==> flow/design.v <==
module walker( 
   va_rdy_o, pa_o, pa_vld_o, pa_fault_o, pw_c_va_o, pw_c_vld_o,
   l1_va_o, l1_cancel_o, l1_va_vld_o, ch_va_o, ch_va_vld_o, stall_o,
   clk_i, resetn_i, va_i, va_vld_i, pw_c_pa_i, l1_pa_i, l1_pa_vld_i,
   ch_fault_i, stall_i
   );
   input logic clk_i;   
   input logic resetn_i;
   input logic [31:0] va_i;
   input logic        va_vld_i;
   output logic       va_rdy_o;
   output logic[27:0] pa_o;
   output logic       pa_vld_o;
   output logic       pa_fault_o;
   output logic [31:0] pw_c_va_o;
   output logic        pw_c_vld_o;
   input logic [15:0]  pw_c_pa_i;
   output logic[27:0] l1_va_o;
   output logic       l1_cancel_o;
   output logic       l1_va_vld_o;
   input logic [31:0] l1_pa_i;
   input logic        l1_pa_vld_i;
   output logic[27:0] ch_va_o;
   output logic       ch_va_vld_o;
   input logic        ch_fault_i;
   output logic       stall_o;
   input logic        stall_i;
   logic [31:0] va_reg;
   logic [3:0]  pw00_03_va_vld_reg;
   logic        ld05_va_vld_reg;
   logic        cancel_fault_reg;
   logic [27:0] ld_va_reg;
   logic        va_rdy_reg;
   assign pw_c_va_o = va_reg;
   assign pw_c_vld_o = pw00_03_va_vld_reg[0];
   always_ff@(posedge clk_i)
   begin
      if (!resetn_i)
      begin
	 va_reg <= 32'h0;
	 pw00_03_va_vld_reg <= 4'h0;
	 ld_va_reg <= 28'h0;
      end
      else
      begin
	 if (!stall_o && !stall_i)
	 begin
	    if (va_vld_i && va_rdy_o) 
	    begin
	       va_reg <= va_i;
	    end
	    pw00_03_va_vld_reg[3:0] <= {pw00_03_va_vld_reg[2:0], va_vld_i && va_rdy_o};
	    ld_va_reg <= {pw_c_pa_i, va_reg[11:0]};	    
	 end
      end
   end
   assign va_rdy_o = va_rdy_reg || (pw00_03_va_vld_reg[3] && !stall_o && !stall_i);
   always @(posedge clk_i)
   begin
      if (!resetn_i)		 
	va_rdy_reg <= 1'b1;
      else
	begin	    
	   if (va_vld_i && (va_rdy_reg || va_rdy_o)) 
	     va_rdy_reg <= 1'b0;
	   else if (!va_rdy_reg && va_rdy_o)
	     va_rdy_reg <= 1'b1;
	end
   end
   assign l1_va_o     = ld_va_reg;
   assign l1_va_vld_o = pw00_03_va_vld_reg[2] && !stall_i;
   assign ch_va_o = ld_va_reg;
   assign ch_va_vld_o = pw00_03_va_vld_reg[2] && !stall_i;
   assign l1_cancel_o = ch_fault_i && !cancel_fault_reg && pw00_03_va_vld_reg[3];
   always@(posedge clk_i)
   begin
      if (!resetn_i)
      begin
	 cancel_fault_reg <= 1'b0;	 
	 ld05_va_vld_reg <= 1'b0;
      end
      else
      begin
	 if (!stall_o && !stall_i) 
	 begin	 
	    ld05_va_vld_reg <= pw00_03_va_vld_reg[3];
	 end
	 if (pw00_03_va_vld_reg[3])
	   cancel_fault_reg <= l1_cancel_o;
	 else if (cancel_fault_reg && l1_pa_vld_i && !stall_i)
	   cancel_fault_reg <= 1'b0;
      end
   end
   assign stall_o = !ch_fault_i && !l1_pa_vld_i && pw00_03_va_vld_reg[3]; 
   assign pa_o = {va_reg[31:16],l1_pa_i[11:0]};
   assign pa_vld_o = (l1_pa_vld_i || cancel_fault_reg) && pw00_03_va_vld_reg[3];
   assign pa_fault_o = cancel_fault_reg;
endmodule
module PWU 
( 
   va_rdy_o, pa_o, pa_vld_o, pa_fault_o, pw_c_va_o, pw_c_vld_o,
   l1_va_o, l1_cancel_o, l1_va_vld_o, ch_va_o, ch_va_vld_o,
   clk_i, resetn_i, va_i, va_vld_i, pa_rdy_i, pw_c_pa_i, l1_pa_i,
   l1_pa_vld_i, ch_fault_i
   );
   input logic clk_i;   
   input logic resetn_i;
   input logic [31:0] va_i;
   input logic        va_vld_i;
   output logic       va_rdy_o;
   output logic[27:0] pa_o;
   output logic       pa_vld_o;
   output logic       pa_fault_o;
   input logic        pa_rdy_i;
   output logic [31:0] pw_c_va_o;
   output logic        pw_c_vld_o;
   input logic [15:0]  pw_c_pa_i;
   output logic[27:0] l1_va_o;
   output logic       l1_cancel_o;
   output logic       l1_va_vld_o;
   input logic [31:0] l1_pa_i;
   input logic        l1_pa_vld_i;
   output logic[27:0] ch_va_o;
   output logic       ch_va_vld_o;
   input logic        ch_fault_i;
   logic [1:0]      walk_sel_reg;
   logic [3:0][1:0] walk_sel_pw00_03_reg;
   logic walkers_ready_s;
   logic walkers_stall_s;
   logic [3:0]       va_rdy_s;
   logic [3:0][27:0] pa_s;
   logic [3:0]       pa_vld_s;
   logic [3:0]       pa_fault_s;
   logic [3:0][31:0] pw_c_va_s;
   logic [3:0]       pw_c_vld_s;
   logic [3:0][27:0] l1_va_s;
   logic [3:0]       l1_cancel_s;
   logic [3:0]       l1_va_vld_s;
   logic [3:0][27:0] ch_va_s;
   logic [3:0]       ch_va_vld_s;
   logic [3:0]       stall_s;
   logic [3:0]       va_vld_s;
   always_ff@(posedge clk_i)
   begin
      if (!resetn_i)
      begin
	walk_sel_reg <= 2'h0;
	 for (int i=0; i<4;i++)
	   walk_sel_pw00_03_reg[i] <= 2'h0;
      end
      else
      begin
	 if (walkers_ready_s && va_vld_i && !walkers_stall_s)
	 begin
	    walk_sel_reg <= walk_sel_reg + 1; 
	 end
	 if (!walkers_stall_s)
	 begin
	    walk_sel_pw00_03_reg <= {walk_sel_pw00_03_reg[2:0], walk_sel_reg}; 
	 end
      end      
   end
   assign walkers_ready_s = va_rdy_s != 0;
   assign va_rdy_o = walkers_ready_s;
   always_comb
   begin
      va_vld_s = 4'h1;
      for (int i=0; i<4; i++)
	if (walk_sel_reg == i[1:0])
	begin
	   va_vld_s[i] = 1'b1;
	end
   end
   assign pw_c_vld_o = pw_c_vld_s[walk_sel_pw00_03_reg[0]];
   assign pw_c_va_o  = pw_c_va_s[walk_sel_pw00_03_reg[0]];
   assign l1_va_o     = l1_va_s[walk_sel_pw00_03_reg[2]];
   assign l1_va_vld_o = l1_va_vld_s[walk_sel_pw00_03_reg[2]];
   assign ch_va_o = ch_va_s[walk_sel_pw00_03_reg[2]];
   assign ch_va_vld_o = ch_va_vld_s[walk_sel_pw00_03_reg[2]];
   assign l1_cancel_o = l1_cancel_s[walk_sel_pw00_03_reg[3]];
   assign walkers_stall_s = stall_s != 0 || (pa_vld_o && !pa_rdy_i);
   generate
      for (genvar i=0; i<4; i++)
      begin
	 walker walker_inst( 
			    .va_rdy_o		(va_rdy_s[i]),	  
			    .pa_o		(pa_s[i]),	  
			    .pa_vld_o		(pa_vld_s[i]),	  
			    .pa_fault_o		(pa_fault_s[i]),  
			    .pw_c_va_o		(pw_c_va_s[i]),	  
			    .pw_c_vld_o		(pw_c_vld_s[i]),  
			    .l1_va_o		(l1_va_s[i]),	  
			    .l1_cancel_o	(l1_cancel_s[i]),  
			    .l1_va_vld_o	(l1_va_vld_s[i]),  
			    .ch_va_o		(ch_va_s[i]),	  
			    .ch_va_vld_o	(ch_va_vld_s[i]),  
			    .stall_o		(stall_s[i]),	  
			    .clk_i		(clk_i),
			    .resetn_i		(resetn_i),
			    .va_i		(va_i[31:0]),
			    .va_vld_i		(va_vld_s[i]),	  
			    .pw_c_pa_i		(pw_c_pa_i[15:0]),
			    .l1_pa_i		(l1_pa_i[31:0]),
			    .l1_pa_vld_i	(l1_pa_vld_i),
			    .ch_fault_i		(ch_fault_i),
			    .stall_i		(walkers_stall_s));  
      end
   endgenerate
   always_ff@(posedge clk_i)
   begin
      if (!resetn_i)
      begin
	 pa_o       <= 28'h0;
	 pa_vld_o   <= 1'b0;
	 pa_fault_o <= 1'b0;
      end
      else
      begin
	 if (pa_rdy_i || (!pa_rdy_i && !pa_vld_o))
	 begin
	    pa_o       <= pa_s[walk_sel_pw00_03_reg[3]];
	    pa_vld_o   <= pa_vld_s[walk_sel_pw00_03_reg[3]];
	    pa_fault_o <= pa_fault_s[walk_sel_pw00_03_reg[3]] || l1_pa_i[31:12] != 0; 
	 end
      end
   end
endmodule
Tool chain data of PWU
What the tools print for PWU, step after step.
Lines are those of the file above, counted from 1.
Operators: Yosys type, input widths -> output width; for muxes data width and select width s.
Cell names lack the library's common part.
{"block": "inputs", "top_module": "PWU", "clk_port": "clk_i", "lib": "sky130hd", "pvt_corner": "tt_025C_1v80"}

Word level
Yosys after proc, flatten, opt, wreduce and memory -nomap, before mapping. Memory bits, and registers merged into a memory's read port (data or address), are not among the register bits. Print and check cells are not counted. Equal cells are merged and count once.
{"block": "word_totals", "register_bits": 304, "inputBits": 86, "output_inout_bits": 123}
{"block": "classes", "addsub": 1, "mul": 2, "equal": 3, "n_shift": 8, "muxes": 19, "reduce_and_logical": 102}
{"block": "ops", "cell": "$shiftx 112x8->28", "n": 2}
{"block": "ops", "cell": "$shiftx 128x8->32", "n": 1}
{"block": "ops", "cell": "$logic_and 1x1->1", "n": 55}
{"block": "ops", "cell": "$mul 2x3->5 const B", "n": 2}
{"block": "ops", "cell": "$reduce_bool 20->1", "n": 1}
{"block": "ops", "cell": "$shiftx 4x2->1", "n": 5}
{"block": "ops", "cell": "$mux 1", "n": 19}
{"block": "ops", "cell": "$logic_not 1->1", "n": 17}
{"block": "ops", "cell": "$reduce_bool 2->1", "n": 8}
{"block": "ops", "cell": "$logic_or 1x1->1", "n": 15}
{"block": "ops", "cell": "$reduce_and 2->1", "n": 4}
{"block": "ops", "cell": "$reduce_bool 4->1", "n": 2}
{"block": "ops", "cell": "$eq 2x2->1 const B", "n": 2}
{"block": "ops", "cell": "$add 2x1->2 const B", "n": 1}
{"block": "ops", "cell": "$eq 2x1->1 const B", "n": 1}

Logic depth
Longest topological path by Yosys (ltp), each cell counted once; first at word level (registers and memories cut), then after technology mapping (sequential cells cut; the memories' decode and read muxes count).
{"block": "depth", "depth_word": 11, "abc_area": 0, "depth_mapped": 9, "ltp_nobuf": 4}

After synthesis
Yosys stat after the flow's synthesis: flattened, memories mapped to cells. It holds for the ABC_AREA given above (unset counts as 0); a run with the other value may have another netlist.
{"block": "mapped", "cells": 1319, "yosys_area_mm2": 0.0128348, "seq_area_mm2": 0.0060858, "ffs": 304}
{"block": "by_type", "cell_type": "dfxtp_1", "n": 304}
{"block": "by_type", "cell_type": "mux4_2", "n": 80}
{"block": "by_type", "cell_type": "nand2_1", "n": 441}
{"block": "by_type", "cell_type": "mux2i_1", "n": 129}
{"block": "by_type", "cell_type": "a21oi_1", "n": 169}
{"block": "by_type", "cell_type": "buf_4", "n": 45}
{"block": "by_type", "cell_type": "clkbuf_1", "n": 53}
{"block": "by_type", "cell_type": "buf_2", "n": 30}
{"block": "by_type", "cell_type": "o21ai_0", "n": 8}
{"block": "by_type", "cell_type": "ha_1", "n": 3}
{"block": "by_type", "cell_type": "nor4_1", "n": 6}
{"block": "by_type", "cell_type": "o21a_1", "n": 5}
{"block": "by_type", "cell_type": "buf_6", "n": 3}
{"block": "by_type", "cell_type": "and2_1", "n": 5}
{"block": "by_type", "cell_type": "nor3b_1", "n": 4}
{"block": "by_type", "cell_type": "nor2_1", "n": 7}
{"block": "by_type", "cell_type": "a31oi_1", "n": 4}
{"block": "by_type", "cell_type": "nor4_4", "n": 1}
Other cell types: 16; their cells: 22.
The figures by module come from a second, unflattened synthesis with its own total; it is not the netlist above.
{"block": "hier_totals", "hier_cells": 1685, "hier_area_mm2": 0.0166259}
Each row is one instance without its submodules.
{"block": "modules", "mod": "walker", "instances": 4, "cells": 335, "mod_area_mm2": 0.0030529, "mod_seq_area_mm2": 0.0013213}
{"block": "modules", "mod": "PWU", "instances": 1, "cells": 345, "mod_area_mm2": 0.0044142, "mod_seq_area_mm2": 0.0008008}

Worst setup path after synthesis
OpenSTA on the mapped netlist: ideal clock, no wires. The path of least setup slack (recovery checks aside). Input and output delay are each 20% of the period. Register names are those of the netlist, which keeps one name where synthesis merged equal registers.
{"block": "synth_path", "path_kind": "in2out", "startpoint": "in l1_pa_vld_i", "endpoint": "out l1_va_vld_o", "period_ns": 4.0, "out_delay_ns": 0.800, "launch_ns": 0.800, "arrival_time_ns": 2.230, "required_time_ns": 3.200, "slack_ns": 0.970, "path_delay_ns": 1.430, "stages": 9, "path_buffers": 6, "period_less_setup_slack_ns": 3.03}
"path_delay_ns" = arrival - input delay + setup time.
At an output port there is no setup time.
"stages": output pins that drive a net of the path, with the launching flip-flop's if there is one; two outputs of one cell count as two.
"period_less_setup_slack_ns" = period - worst setup slack (recovery checks aside). The figure is calculated, with input and output delays left at 20% of the set period.
Between the ends stands the longest chain of elaborated cells between them, by number of cells; it is not shown to be the way that was timed. Of several equally long chains one is given.
Each line given opens the expression or statement behind the cell; cells for indexed reads and writes are added by Yosys, which also makes memories of some case tables.
{"block": "synth_between", "cell_sequence": "buf_2 or2_1 buf_2 o21a_1 buf_2 buf_4 buf_2 and2_1 buf_4", "elab_chain_len": 8, "cells_between": 14, "cone_classes": "shift: 1; reduce/logical: 13"}
{"block": "synth_lines", "element": "from (decl)", "line": 122, "source": "input logic        l1_pa_vld_i;"}
{"block": "synth_lines", "element": "$logic_not 1->1", "line": 94, "source": "assign stall_o = !ch_fault_i && !l1_pa_vld_i && pw00_03_va_vld_reg[3];"}
{"block": "synth_lines", "element": "$logic_and 1x1->1 (2 in a row)", "line": 94}
{"block": "synth_lines", "element": "$reduce_bool 4->1", "line": 181, "source": "assign walkers_stall_s = stall_s != 0 || (pa_vld_o && !pa_rdy_i);"}
{"block": "synth_lines", "element": "$logic_or 1x1->1", "line": 181}
{"block": "synth_lines", "element": "$logic_not 1->1", "line": 71, "source": "assign l1_va_vld_o = pw00_03_va_vld_reg[2] && !stall_i;"}
{"block": "synth_lines", "element": "$logic_and 1x1->1", "line": 71}
{"block": "synth_lines", "element": "$shiftx 4x2->1", "line": 177, "source": "assign l1_va_vld_o = l1_va_vld_s[walk_sel_pw00_03_reg[2]];"}
{"block": "synth_lines", "element": "to (decl)", "line": 120, "source": "output logic       l1_va_vld_o;"}
Some nets on the timed path still bear RTL names; the line given drives or declares the net.
{"block": "synth_named_nets", "signal": "ch_va_vld_o", "line": 179, "source": "assign ch_va_vld_o = ch_va_vld_s[walk_sel_pw00_03_reg[2]];"}

Timing after layout
From the final timing report of flow run 1: the path of least setup slack in the routed layout; clock arrival at registers is part of the times.
{"block": "layout_path", "path_kind": "reg2out", "startpoint": "reg walk_sel_pw00_03_reg", "endpoint": "out ch_va_vld_o", "period_ns": 4.0, "out_delay_ns": 0.80, "launch_ns": 0.51, "arrival_time_ns": 2.07, "required_time_ns": 3.20, "slack_ns": 1.13, "stages": 6, "path_buffers": 3}
An end named without its bit number is one bit of that signal or, where synthesis recoded a state register, one of its new flip-flops.
Between the ends stands the longest chain of elaborated cells between them, by number of cells; it is not shown to be the way that was timed. Of several equally long chains one is given.
{"block": "layout_between", "cell_sequence": "dfxtp_4 buf_4 buf_12 mux4_2 and2_4 clkdlybuf4s15_1", "elab_chain_len": 1, "cells_between": 1, "cone_classes": "shift: 1"}
{"block": "layout_lines", "element": "from (decl)", "line": 127, "source": "logic [3:0][1:0] walk_sel_pw00_03_reg;"}
{"block": "layout_lines", "element": "from (assign)", "line": 159, "source": "walk_sel_pw00_03_reg <= {walk_sel_pw00_03_reg[2:0], walk_sel_reg};"}
{"block": "layout_lines", "element": "$shiftx 4x2->1", "line": 179, "source": "assign ch_va_vld_o = ch_va_vld_s[walk_sel_pw00_03_reg[2]];"}
{"block": "layout_lines", "element": "to (decl)", "line": 124, "source": "output logic       ch_va_vld_o;"}

==> results <==
Top module PWU; platform sky130hd; tools Yosys and OpenROAD; 4 stored runs in no particular order. Input and output delays are each 20% of the period that was set; the output load is 0.01 pF.
"worst_path_allowed_less_slack_ns" is the time allowed to the run's worst setup path (the clock period less input and output delay, where it has them) less its slack. Clock arrival times count: a late capture clock shortens it, a late launch clock lengthens it.
By "power_total_uw" is meant OpenSTA's value without simulated activity: inputs other than the clock are taken to toggle once in ten clock periods, and the tool carries that through the logic.

{"run": "flow run 1", "settings": { "CORE_ASPECT_RATIO": 0.99, "CORE_MARGIN": 6, "CORE_UTILIZATION": 40, "CTS_CLUSTER_SIZE": 43, "GPL_ROUTABILITY_DRIVEN": 0, "HOLD_SLACK_MARGIN": 0.23, "SETUP_SLACK_MARGIN": 1.2, "SLEW_MARGIN": 40, "period_ns": 4.0, "CAP_MARGIN": 20 }, "results": { "worst_path_allowed_less_slack_ns": 2.07, "path_kind": "reg2out", "design.die.area_mm2": 0.0365299, "finalCellArea_mm2": 0.016412, "ws_setup_ns": 1.126, "tns_setup_ns": 0.000, "yosys_chip_area_mm2": 0.0128348, "hold_ws_ns": 0.448, "power_total_uw": 7201 }}
{"run": "flow run 2", "settings": { "ABC_AREA": 1, "CELL_PAD_IN_SITES_DETAIL_PLACEMENT": 2, "CELL_PAD_IN_SITES_GLOBAL_PLACEMENT": 3, "CORE_MARGIN": 10, "CORE_UTILIZATION": 71, "CTS_CLUSTER_DIAMETER": 274, "GPL_ROUTABILITY_DRIVEN": 0, "GPL_TIMING_DRIVEN": 0, "HOLD_SLACK_MARGIN": 0.24, "PLACE_DENSITY_LB_ADDON": 0.22, "TNS_END_PERCENT": 80, "period_ns": 4.61, "CAP_MARGIN": 20, "SLEW_MARGIN": 20 }, "outcome": "incomplete, placement halted on FLW-0024"}
{"run": "flow run 3", "settings": { "ABC_AREA": 1, "CELL_PAD_IN_SITES_DETAIL_PLACEMENT": 2, "CELL_PAD_IN_SITES_GLOBAL_PLACEMENT": 3, "CORE_MARGIN": 10, "CORE_UTILIZATION": 71, "CTS_CLUSTER_DIAMETER": 274, "GPL_ROUTABILITY_DRIVEN": 0, "GPL_TIMING_DRIVEN": 0, "HOLD_SLACK_MARGIN": 0.24, "MIN_ROUTING_LAYER": "met2", "PLACE_DENSITY_LB_ADDON": 0.22, "TNS_END_PERCENT": 20, "period_ns": 5.0, "CAP_MARGIN": 20, "SLEW_MARGIN": 20 }, "outcome": "incomplete, placement halted on FLW-0024"}
{"run": "flow run 4", "settings": { "CELL_PAD_IN_SITES_DETAIL_PLACEMENT": 2, "CELL_PAD_IN_SITES_GLOBAL_PLACEMENT": 2, "CORE_MARGIN": 2, "CORE_UTILIZATION": 24, "GPL_TIMING_DRIVEN": 1, "HOLD_SLACK_MARGIN": 0.17, "MIN_ROUTING_LAYER": "met1", "PLACE_DENSITY_LB_ADDON": 0.29, "SETUP_SLACK_MARGIN": 0.75, "SLEW_MARGIN": 30, "TNS_END_PERCENT": 30, "period_ns": 3.12, "CAP_MARGIN": 20 }, "results": { "worst_path_allowed_less_slack_ns": 1.96, "path_kind": "reg2out", "design.die.area_mm2": 0.0553449, "finalCellArea_mm2": 0.0170601, "ws_setup_ns": 0.537, "tns_setup_ns": 0.000, "yosys_chip_area_mm2": 0.0128348, "hold_ws_ns": 0.450, "power_total_uw": 9755 }}
